==> flow/design.v <==
module MAC(
	clk,
	rst_n,
	in_valid,
	in_mode,
	in_act,
	in_wgt,
	out_act_idx,
	out_wgt_idx,
	out_idx,
    out_valid,
	out_data,
	out_finish
);
input clk, rst_n, in_valid, in_mode;
input [0:7][3:0] in_act;
input [0:8][3:0] in_wgt;
output logic [3:0] out_act_idx, out_wgt_idx, out_idx;
output logic out_valid, out_finish;
output logic [0:7][11:0] out_data;
logic cs, ns;
logic mode;
logic [3:0] cnt_reg, cnt, cnt_nxt;
logic [0:7][0:7][3:0] in;  
logic [0:9][0:9][3:0] act;  
logic [0:8][3:0] wgt;
logic [0:7][0:8][3:0] a;
logic [0:8][3:0] w;
logic [0:7][11:0] d;
logic [0:7][11:0] data;
logic [2:0] out_cnt;  
logic out_valid_nxt;
always @(*) begin
	case (cs)
	0: ns = (in_valid)? 1 : cs;
	1: ns = (out_finish)? 0 : cs;
	endcase
end
always @(posedge clk or negedge rst_n) begin
	if (~rst_n) begin
		cs <= 0;
	end else begin
		cs <= ns;
	end
end
always @(posedge clk or negedge rst_n) begin
	if (~rst_n) begin
		mode <= 0;
	end else if (in_valid) begin  
		mode <= in_mode;
	end	else begin  
		mode <= mode;
	end
end
assign out_act_idx = cnt;
assign out_wgt_idx = cnt + 1;
always @(*) begin
	if (in_valid) begin
		cnt_nxt = 0;
	end else if (cnt == 15) begin 
		cnt_nxt = 0;
	end else begin
		cnt_nxt = cnt + 1;
	end
end
always @(posedge clk or negedge rst_n) begin
	if (!rst_n) begin
		cnt <= 0;
		cnt_reg <= 0;
	end
	else begin
		cnt <= cnt_nxt;
		cnt_reg <= cnt;
	end
end
genvar i;
genvar j;
generate
	for (i = 0; i < 8; i = i + 1) begin  
		for (j = 0; j < 8; j = j + 1) begin  
			always @(posedge clk or negedge rst_n) begin
				if (~rst_n) begin
					in[i][j] <= 0;
				end else if (i == out_act_idx) begin  
					in[i][j] <= in_act[j];
				end else begin
					in[i][j] <= in[i][j];  
				end
			end
		end
	end
endgenerate
generate
	for(i = 0;i<10; i = i+1)begin
		assign act[0][i] = 0;
		assign act[9][i] = 0;
		assign act[i][0] = 0;
		assign act[i][9] = 0;
	end
	for (i = 1; i < 9; i = i + 1) begin
		for (j = 1; j < 9; j = j + 1) begin
			assign act[i][j] = in[i-1][j-1]; 
		end
	end
endgenerate
generate
	for (i = 0; i < 9; i = i + 1) begin  
		always @(posedge clk or negedge rst_n) begin  
			if (~rst_n) begin
				wgt[i] <= 0;
			end else begin
				wgt[i] <= in_wgt[i];
			end
		end
	end
endgenerate
always @(*) begin
	if (mode) begin  
		case (cnt - 2)  
		0:begin  
			for (integer n = 0; n < 8; n = n + 1) begin
				a[n][0] = act[0][n];
				a[n][1] = act[0][n + 1];
				a[n][2] = act[0][n + 2];
				a[n][3] = act[1][n];
				a[n][4] = act[1][n + 1];
				a[n][5] = act[1][n + 2];
				a[n][6] = act[2][n];
				a[n][7] = act[2][n + 1];
				a[n][8] = act[2][n + 2];
			end
		end
		1:begin  
			for (integer n = 0; n < 8; n = n + 1) begin
				a[n][0] = act[1][n];
				a[n][1] = act[1][n + 1];
				a[n][2] = act[1][n + 2];
				a[n][3] = act[2][n];
				a[n][4] = act[2][n + 1];
				a[n][5] = act[2][n + 2];
				a[n][6] = act[3][n];
				a[n][7] = act[3][n + 1];
				a[n][8] = act[3][n + 2];
			end
		end
		2:begin  
			for (integer n = 0; n < 8; n = n + 1) begin
				a[n][0] = act[2][n];
				a[n][1] = act[2][n + 1];
				a[n][2] = act[2][n + 2];
				a[n][3] = act[3][n];
				a[n][4] = act[3][n + 1];
				a[n][5] = act[3][n + 2];
				a[n][6] = act[4][n];
				a[n][7] = act[4][n + 1];
				a[n][8] = act[4][n + 2];
			end
		end
		3:begin  
			for (integer n = 0; n < 8; n = n + 1) begin
				a[n][0] = act[3][n];
				a[n][1] = act[3][n + 1];
				a[n][2] = act[3][n + 2];
				a[n][3] = act[4][n];
				a[n][4] = act[4][n + 1];
				a[n][5] = act[4][n + 2];
				a[n][6] = act[5][n];
				a[n][7] = act[5][n + 1];
				a[n][8] = act[5][n + 2];
			end
		end
		4:begin  
			for (integer n = 0; n < 8; n = n + 1) begin
				a[n][0] = act[4][n];
				a[n][1] = act[4][n + 1];
				a[n][2] = act[4][n + 2];
				a[n][3] = act[5][n];
				a[n][4] = act[5][n + 1];
				a[n][5] = act[5][n + 2];
				a[n][6] = act[6][n];
				a[n][7] = act[6][n + 1];
				a[n][8] = act[6][n + 2];
			end
		end
		5:begin  
			for (integer n = 0; n < 8; n = n + 1) begin
				a[n][0] = act[5][n];
				a[n][1] = act[5][n + 1];
				a[n][2] = act[5][n + 2];
				a[n][3] = act[6][n];
				a[n][4] = act[6][n + 1];
				a[n][5] = act[6][n + 2];
				a[n][6] = act[7][n];
				a[n][7] = act[7][n + 1];
				a[n][8] = act[7][n + 2];
			end
		end
		6:begin  
			for (integer n = 0; n < 8; n = n + 1) begin
				a[n][0] = act[6][n];
				a[n][1] = act[6][n + 1];
				a[n][2] = act[6][n + 2];
				a[n][3] = act[7][n];
				a[n][4] = act[7][n + 1];
				a[n][5] = act[7][n + 2];
				a[n][6] = act[8][n];
				a[n][7] = act[8][n + 1];
				a[n][8] = act[8][n + 2];
			end
		end
		7:begin  
			for (integer n = 0; n < 8; n = n + 1) begin
				a[n][0] = act[7][n];
				a[n][1] = act[7][n + 1];
				a[n][2] = act[7][n + 2];
				a[n][3] = act[8][n];
				a[n][4] = act[8][n + 1];
				a[n][5] = act[8][n + 2];
				a[n][6] = act[9][n];
				a[n][7] = act[9][n + 1];
				a[n][8] = act[9][n + 2];
			end
		end
		default:begin  
			for (integer n = 0; n < 8; n = n + 1) begin
				for (integer m = 0; m < 9; m = m + 1) begin
					a[n][m] = 0;
				end
			end
		end
		endcase
	end else begin  
		for (integer n = 0; n < 8; n = n + 1) begin
			for (integer m = 0; m < 9; m = m + 1) begin
				a[n][m] = act [n + 1][m + 1];
			end
		end
	end
end
generate
	for (i = 0; i < 9; i = i + 1) begin
		always @(*) begin
			w[i] = wgt[i];  
			if (~mode) begin  
				if (i == 8) begin
					w[i] = 0;
				end
			end
		end
	end
endgenerate
genvar n;
generate
	for (n = 0; n < 8; n = n + 1) begin  
		always @(*) begin
			data[n] =  a[n][0]*w[0] + a[n][1]*w[1] + a[n][2]*w[2] + a[n][3]*w[3] + a[n][4]*w[4] + a[n][5]*w[5] + a[n][6]*w[6] + a[n][7]*w[7] + a[n][8]*w[8];
		end
	end
endgenerate
generate
	for (i = 0; i < 8; i = i + 1) begin
		always @(posedge clk or negedge rst_n) begin
			if (~rst_n) begin  
				out_data[i] <= 0;
			end else begin  
				out_data[i] <= data[i];
			end
		end
	end
endgenerate
assign out_cnt = (mode)? (cnt - 2) : (cnt - 8);  
always @(*) begin
	out_valid_nxt = 0;
	if (in_valid) begin
		out_valid_nxt = 0;
	end else if (mode && cs) begin  
		out_valid_nxt = ((cnt >= 2) && (cnt <= 9));
	end else if (~mode && cs) begin  
		out_valid_nxt = ((cnt >= 8) && (cnt <= 15));
	end
end
always @(posedge clk or negedge rst_n) begin
	if (~rst_n) begin  
		out_valid <= 0;
	end else begin 
		out_valid <= out_valid_nxt;
	end 
end
always @(posedge clk or negedge rst_n) begin
	if (~rst_n) begin
		out_idx[2:0] <= 0;
	end else begin
		out_idx[2:0] <= out_cnt;  
	end
end
always @(posedge clk or negedge rst_n) begin
	if (~rst_n) begin
		out_idx[3] <= 0;
	end else begin
		out_idx[3] <= ~mode;  
	end
end
always @(posedge clk or negedge rst_n) begin
	if (~rst_n) begin
		out_finish <= 0;
	end else begin
		out_finish <= out_valid && (out_cnt == 7);  
	end
end
endmodule
## Tool chain data of MAC

The steps from the RTL of MAC to its reports follow in flow order.
Line numbers count from 1 in the design file above.
Library cell names are shortened.
The mark n/a stands for no value.

- Top: MAC
- Clock: clk
- Standard-cell library: sky130hd
- Timing corner: tt_025C_1v80

## Elaborated design

Source: Yosys, flattened and elaborated, memories not mapped. Widths are those after wreduce; folded enables and synchronous resets count as part of the registers. Registers that Yosys merges into a memory's read port (data or address) are not register bits. Print and check cells do not count. Equal cells are merged and count once.

- Flip-flop bits (word level): 400
- Elaborated cells: 359

- $add $sub $neg: 66
- Multiply operators: 71
- $lt $le $gt $ge: 4
- Equality and inequality tests: 16
- Mux-type cells: 105
- Bitwise operators: 2
- Reduce/logical cells: 7

Operator list:

| operator | count |
|---|---|
| 4-bit by 4-bit multiplier with 8-bit output | 71 |
| 4-bit parallel mux with 7-bit select | 16 |
| 12-bit by 8-bit adder with 12-bit output | 31 |
| 4-bit two-way mux | 74 |
| 4-bit parallel mux with 8-bit select | 8 |
| 32-bit by 3-bit == test with 1-bit output with constant B | 4 |
| 11-bit by 8-bit adder with 12-bit output | 8 |
| 10-bit by 8-bit adder with 11-bit output | 8 |
| 9-bit by 8-bit adder with 10-bit output | 8 |
| 8-bit by 8-bit adder with 9-bit output | 8 |
| 32-bit by 2-bit == test with 1-bit output with constant B | 2 |
| 32-bit by 1-bit == test with 1-bit output with constant B | 1 |
| 32-bit logical NOT | 1 |
| 3-bit by 4-bit == test with 1-bit output with constant A | 4 |
| 2-bit by 4-bit == test with 1-bit output with constant A | 2 |
| 4-bit less-or-equal comparator with constant B | 2 |
| 1-bit logical AND | 5 |
| 4-bit by 2-bit subtractor with 5-bit output with constant B | 1 |
| 1-bit two-way mux | 5 |
| 1-bit by 4-bit == test with 1-bit output with constant A | 1 |
| 4-bit by 1-bit adder with 4-bit output with constant B | 1 |
| 4-bit by 2-bit >= comparator with 1-bit output with constant B | 1 |
| 4-bit >= comparator with constant B | 1 |
| 4-bit == test with constant B | 1 |
| 4-bit logical NOT | 1 |
| 3-bit by 1-bit subtractor with 3-bit output with constant B | 1 |
| 3-bit == test with constant B | 1 |
| 3-bit two-way mux | 1 |

Other operator kinds: 2; their cells: 3.

## Logic depth

Depth = most cells in a row (Yosys ltp): at word level without a register or memory, in the mapped netlist without a sequential cell, where the memories' decode and read muxes count.

- Word-level depth: 13
- ABC_AREA: 0
- Gate-level depth with buffers: 35

## Mapped cells and area

Yosys stat after the flow's synthesis: flattened, memories mapped to cells. It holds for the ABC_AREA given above (unset counts as 0); a run with the other value may have another netlist.

Cell types:

| type | count |
|---|---|
| fa_1 | 999 |
| dfrtp_1 | 400 |
| ha_1 | 594 |
| inv_1 | 1279 |
| mux2_2 | 256 |
| and3_1 | 310 |
| nor3b_1 | 256 |
| o21ai_0 | 279 |
| nand3_1 | 240 |
| nand2_1 | 283 |
| nor2_1 | 279 |
| a22oi_1 | 116 |
| clkbuf_1 | 226 |
| or2_2 | 115 |
| or3b_2 | 64 |
| buf_2 | 101 |
| and2_1 | 70 |
| a222oi_1 | 38 |

Other cell types: 53; their cells: 503.

- Cells in the netlist: 6408
- Synthesis area: 62009.5 µm²
- Sequential part of the area: 10009.6 µm²
- Flip-flop cells: 400
- Buffers: 402

## Path before layout

OpenSTA on the mapped netlist: ideal clock, no wires. The path of least setup slack (recovery checks aside). Input and output delay are each 20% of the period. Register names are those of the netlist, which keeps one name where synthesis merged equal registers.

- Kind: register to register
- Start point: register cnt[1]
- End point: register out_data
- Clock period: 8400 ps
- Setup time: 104 ps
- Time at the first pin: 0 ps
- Arrival: 8043 ps
- Required time: 8296 ps
- Setup slack: 253 ps
- Delay of the path: 8147 ps
- Driving pins on the path: 35
- Path buffers: 6
- Period reached after synthesis: 8147 ps

"delay of the path" is the arrival time less input delay plus setup time.
"driving pins on the path": output pins that drive a net of the path, with the launching flip-flop's if there is one; two outputs of one cell count as two.
"period reached after synthesis" = period - worst setup slack (recovery checks aside). The figure is calculated, with input and output delays left at 20% of the set period.
An end named without its bit number is one bit of that signal or, where synthesis recoded a state register, one of its new flip-flops.
Between the ends stands the longest chain of elaborated cells between them, by number of cells; it is not shown to be the way that was timed. Of several equally long chains one is given.
Each line given opens the expression or statement behind the cell; cells for indexed reads and writes are added by Yosys, which also makes memories of some case tables.

- Cells stage by stage: dfrtp_1 inv_1 ha_1 ha_1 and3b_1 buf_2 and2_1 buf_2 buf_6 buf_6 buf_2 a22oi_1 and3_1 buf_2 o21ai_0 fa_1 inv_1 fa_1 inv_1 fa_1 fa_1 inv_1 fa_1 fa_1 fa_1 inv_1 ha_1 ha_1 inv_1 fa_1 nor2b_1 o21ai_0 a21oi_1 o21ai_0 a221oi_1
- Length of the longest elaborated chain: 13

Ends and longest elaborated chain, after synthesis:

| item | line | source |
|---|---|---|
| start: declaration | 23 | `logic [3:0] cnt_reg, cnt, cnt_nxt;` |
| start: assignment | 68 | `cnt <= 0;` |
| start: assignment | 72 | `cnt <= cnt_nxt;` |
| 4-bit by 2-bit subtractor with 5-bit output | 119 | `case (cnt - 2)` |
| 32-bit by 3-bit == test with 1-bit output | 119 |  |
| 4-bit parallel mux with 7-bit select | 119 |  |
| 4-bit two-way mux | 118 | `if (mode) begin` |
| 4-bit by 4-bit multiplier with 8-bit output | 256 | `data[n] = a[n][0]*w[0] + a[n][1]*w[1] + a[n][2]*w[2] + a[n][3]*w[3] + a[n][4]*w[4] + a[n][5]*w[5] + a[n][6]*w[ ...` |
| 8-bit by 8-bit adder with 9-bit output | 256 |  |
| 9-bit by 8-bit adder with 10-bit output | 256 |  |
| 10-bit by 8-bit adder with 11-bit output | 256 |  |
| 11-bit by 8-bit adder with 12-bit output | 256 |  |
| 12-bit by 8-bit adder with 12-bit output x4 | 256 |  |
| end: assignment | 264 | `out_data[i] <= 0;` |
| end: assignment | 266 | `out_data[i] <= data[i];` |
| end: declaration | 20 | `output logic [0:7][11:0] out_data;` |

## Timing after layout

Path of least setup slack in the final report of stored run 2 (OpenROAD, finished layout, wires in). Where an end is a register, its clock arrival counts in the times.
The report prints the path's times to 10 ps; the period is as set.

- Kind: register to register
- Start point: register cnt[1]
- End point: register out_data
- Clock period: 14800 ps
- Setup time: 80 ps
- Time at the first pin: 790 ps
- Arrival: 11060 ps
- Required time: 15470 ps
- Setup slack: 4410 ps
- Driving pins on the path: 30
- Path buffers: 2

An end named without its bit number is one bit of that signal or, where synthesis recoded a state register, one of its new flip-flops.
Between the ends stands the longest chain of elaborated cells between them, by number of cells; it is not shown to be the way that was timed. Of several equally long chains one is given.

- Cells stage by stage: dfrtp_1 inv_1 ha_1 ha_1 o311a_4 and2_4 buf_4 a22oi_1 nand4b_1 buf_4 nand3_1 fa_1 inv_1 fa_1 fa_1 fa_1 inv_1 fa_1 fa_1 fa_1 inv_1 ha_1 ha_1 inv_1 fa_1 nor2b_1 o21ai_0 a21oi_1 a211oi_1 nor3_1
- Length of the longest elaborated chain: 13

Ends and longest elaborated chain, after layout:

| item | line | source |
|---|---|---|
| start: declaration | 23 | `logic [3:0] cnt_reg, cnt, cnt_nxt;` |
| start: assignment | 68 | `cnt <= 0;` |
| start: assignment | 72 | `cnt <= cnt_nxt;` |
| 4-bit by 2-bit subtractor with 5-bit output | 119 | `case (cnt - 2)` |
| 32-bit by 3-bit == test with 1-bit output | 119 |  |
| 4-bit parallel mux with 7-bit select | 119 |  |
| 4-bit two-way mux | 118 | `if (mode) begin` |
| 4-bit by 4-bit multiplier with 8-bit output | 256 | `data[n] = a[n][0]*w[0] + a[n][1]*w[1] + a[n][2]*w[2] + a[n][3]*w[3] + a[n][4]*w[4] + a[n][5]*w[5] + a[n][6]*w[ ...` |
| 8-bit by 8-bit adder with 9-bit output | 256 |  |
| 9-bit by 8-bit adder with 10-bit output | 256 |  |
| 10-bit by 8-bit adder with 11-bit output | 256 |  |
| 11-bit by 8-bit adder with 12-bit output | 256 |  |
| 12-bit by 8-bit adder with 12-bit output x4 | 256 |  |
| end: assignment | 264 | `out_data[i] <= 0;` |
| end: assignment | 266 | `out_data[i] <= data[i];` |
| end: declaration | 20 | `output logic [0:7][11:0] out_data;` |

Data sheet: physical implementation of MAC

Flow measurements of MAC on sky130hd: 4 stored runs with different settings, listed in no order. Input and output delays are each 20% of the period that was set; the output load is 0.01 pF.
By "achieved clock period" is meant the clock period of the run minus its worst setup slack. This is arithmetic on one report: input and output delays are still those of the set period (20% each).
A setting shown as - is not set for that run.
A result given as - is not shown for that run.

| item | stored run 1 | stored run 2 | stored run 3 | stored run 4 |
|---|---|---|---|---|
| CORE_MARGIN | 5 | 2 | 4 | 3 |
| CORE_UTILIZATION | 48 | 20 | 59 | 72 |
| CTS_CLUSTER_DIAMETER | 196 | - | 152 | - |
| GPL_ROUTABILITY_DRIVEN | 0 | 0 | 0 | - |
| HOLD_SLACK_MARGIN | 0.19 | 0.19 | 0.19 | - |
| MIN_ROUTING_LAYER | met2 | - | met2 | - |
| period_ns | 8.4 | 14.8 | 6.55 | 7.15 |
| CAP_MARGIN | 20 | 30 | 20 | 20 |
| SLEW_MARGIN | 20 | 20 | 0 | 20 |
| CELL_PAD_IN_SITES_GLOBAL_PLACEMENT | - | 0 | 1 | - |
| CORE_ASPECT_RATIO | - | 0.73 | - | 0.56 |
| CTS_CLUSTER_SIZE | - | 11 | 60 | - |
| GPL_TIMING_DRIVEN | - | 1 | 0 | 0 |
| PLACE_DENSITY_LB_ADDON | - | 0.0 | 0.08 | 0.01 |
| TNS_END_PERCENT | - | 70 | 70 | - |
| ABC_AREA | - | - | 1 | 0 |
| SETUP_SLACK_MARGIN | - | - | 0.36 | 0.95 |
| die area (µm²) | - | 314571.0 | - | - |
| final worst hold slack (ps) | - | 468 | - | - |
| chip area after synthesis (Yosys) (µm²) | - | 62009.5 | - | - |
| utilization (%) | - | 23.0 | - | - |
| worst setup slack after layout (ps) | - | 4409 | - | - |
| achieved clock period (ps) | - | 10391 | - | - |

Stored run 1: no results, routing failed with GRT-0232
Stored run 3: no results, routing failed with GRT-0116
Stored run 4: no results, routing failed with GRT-0116
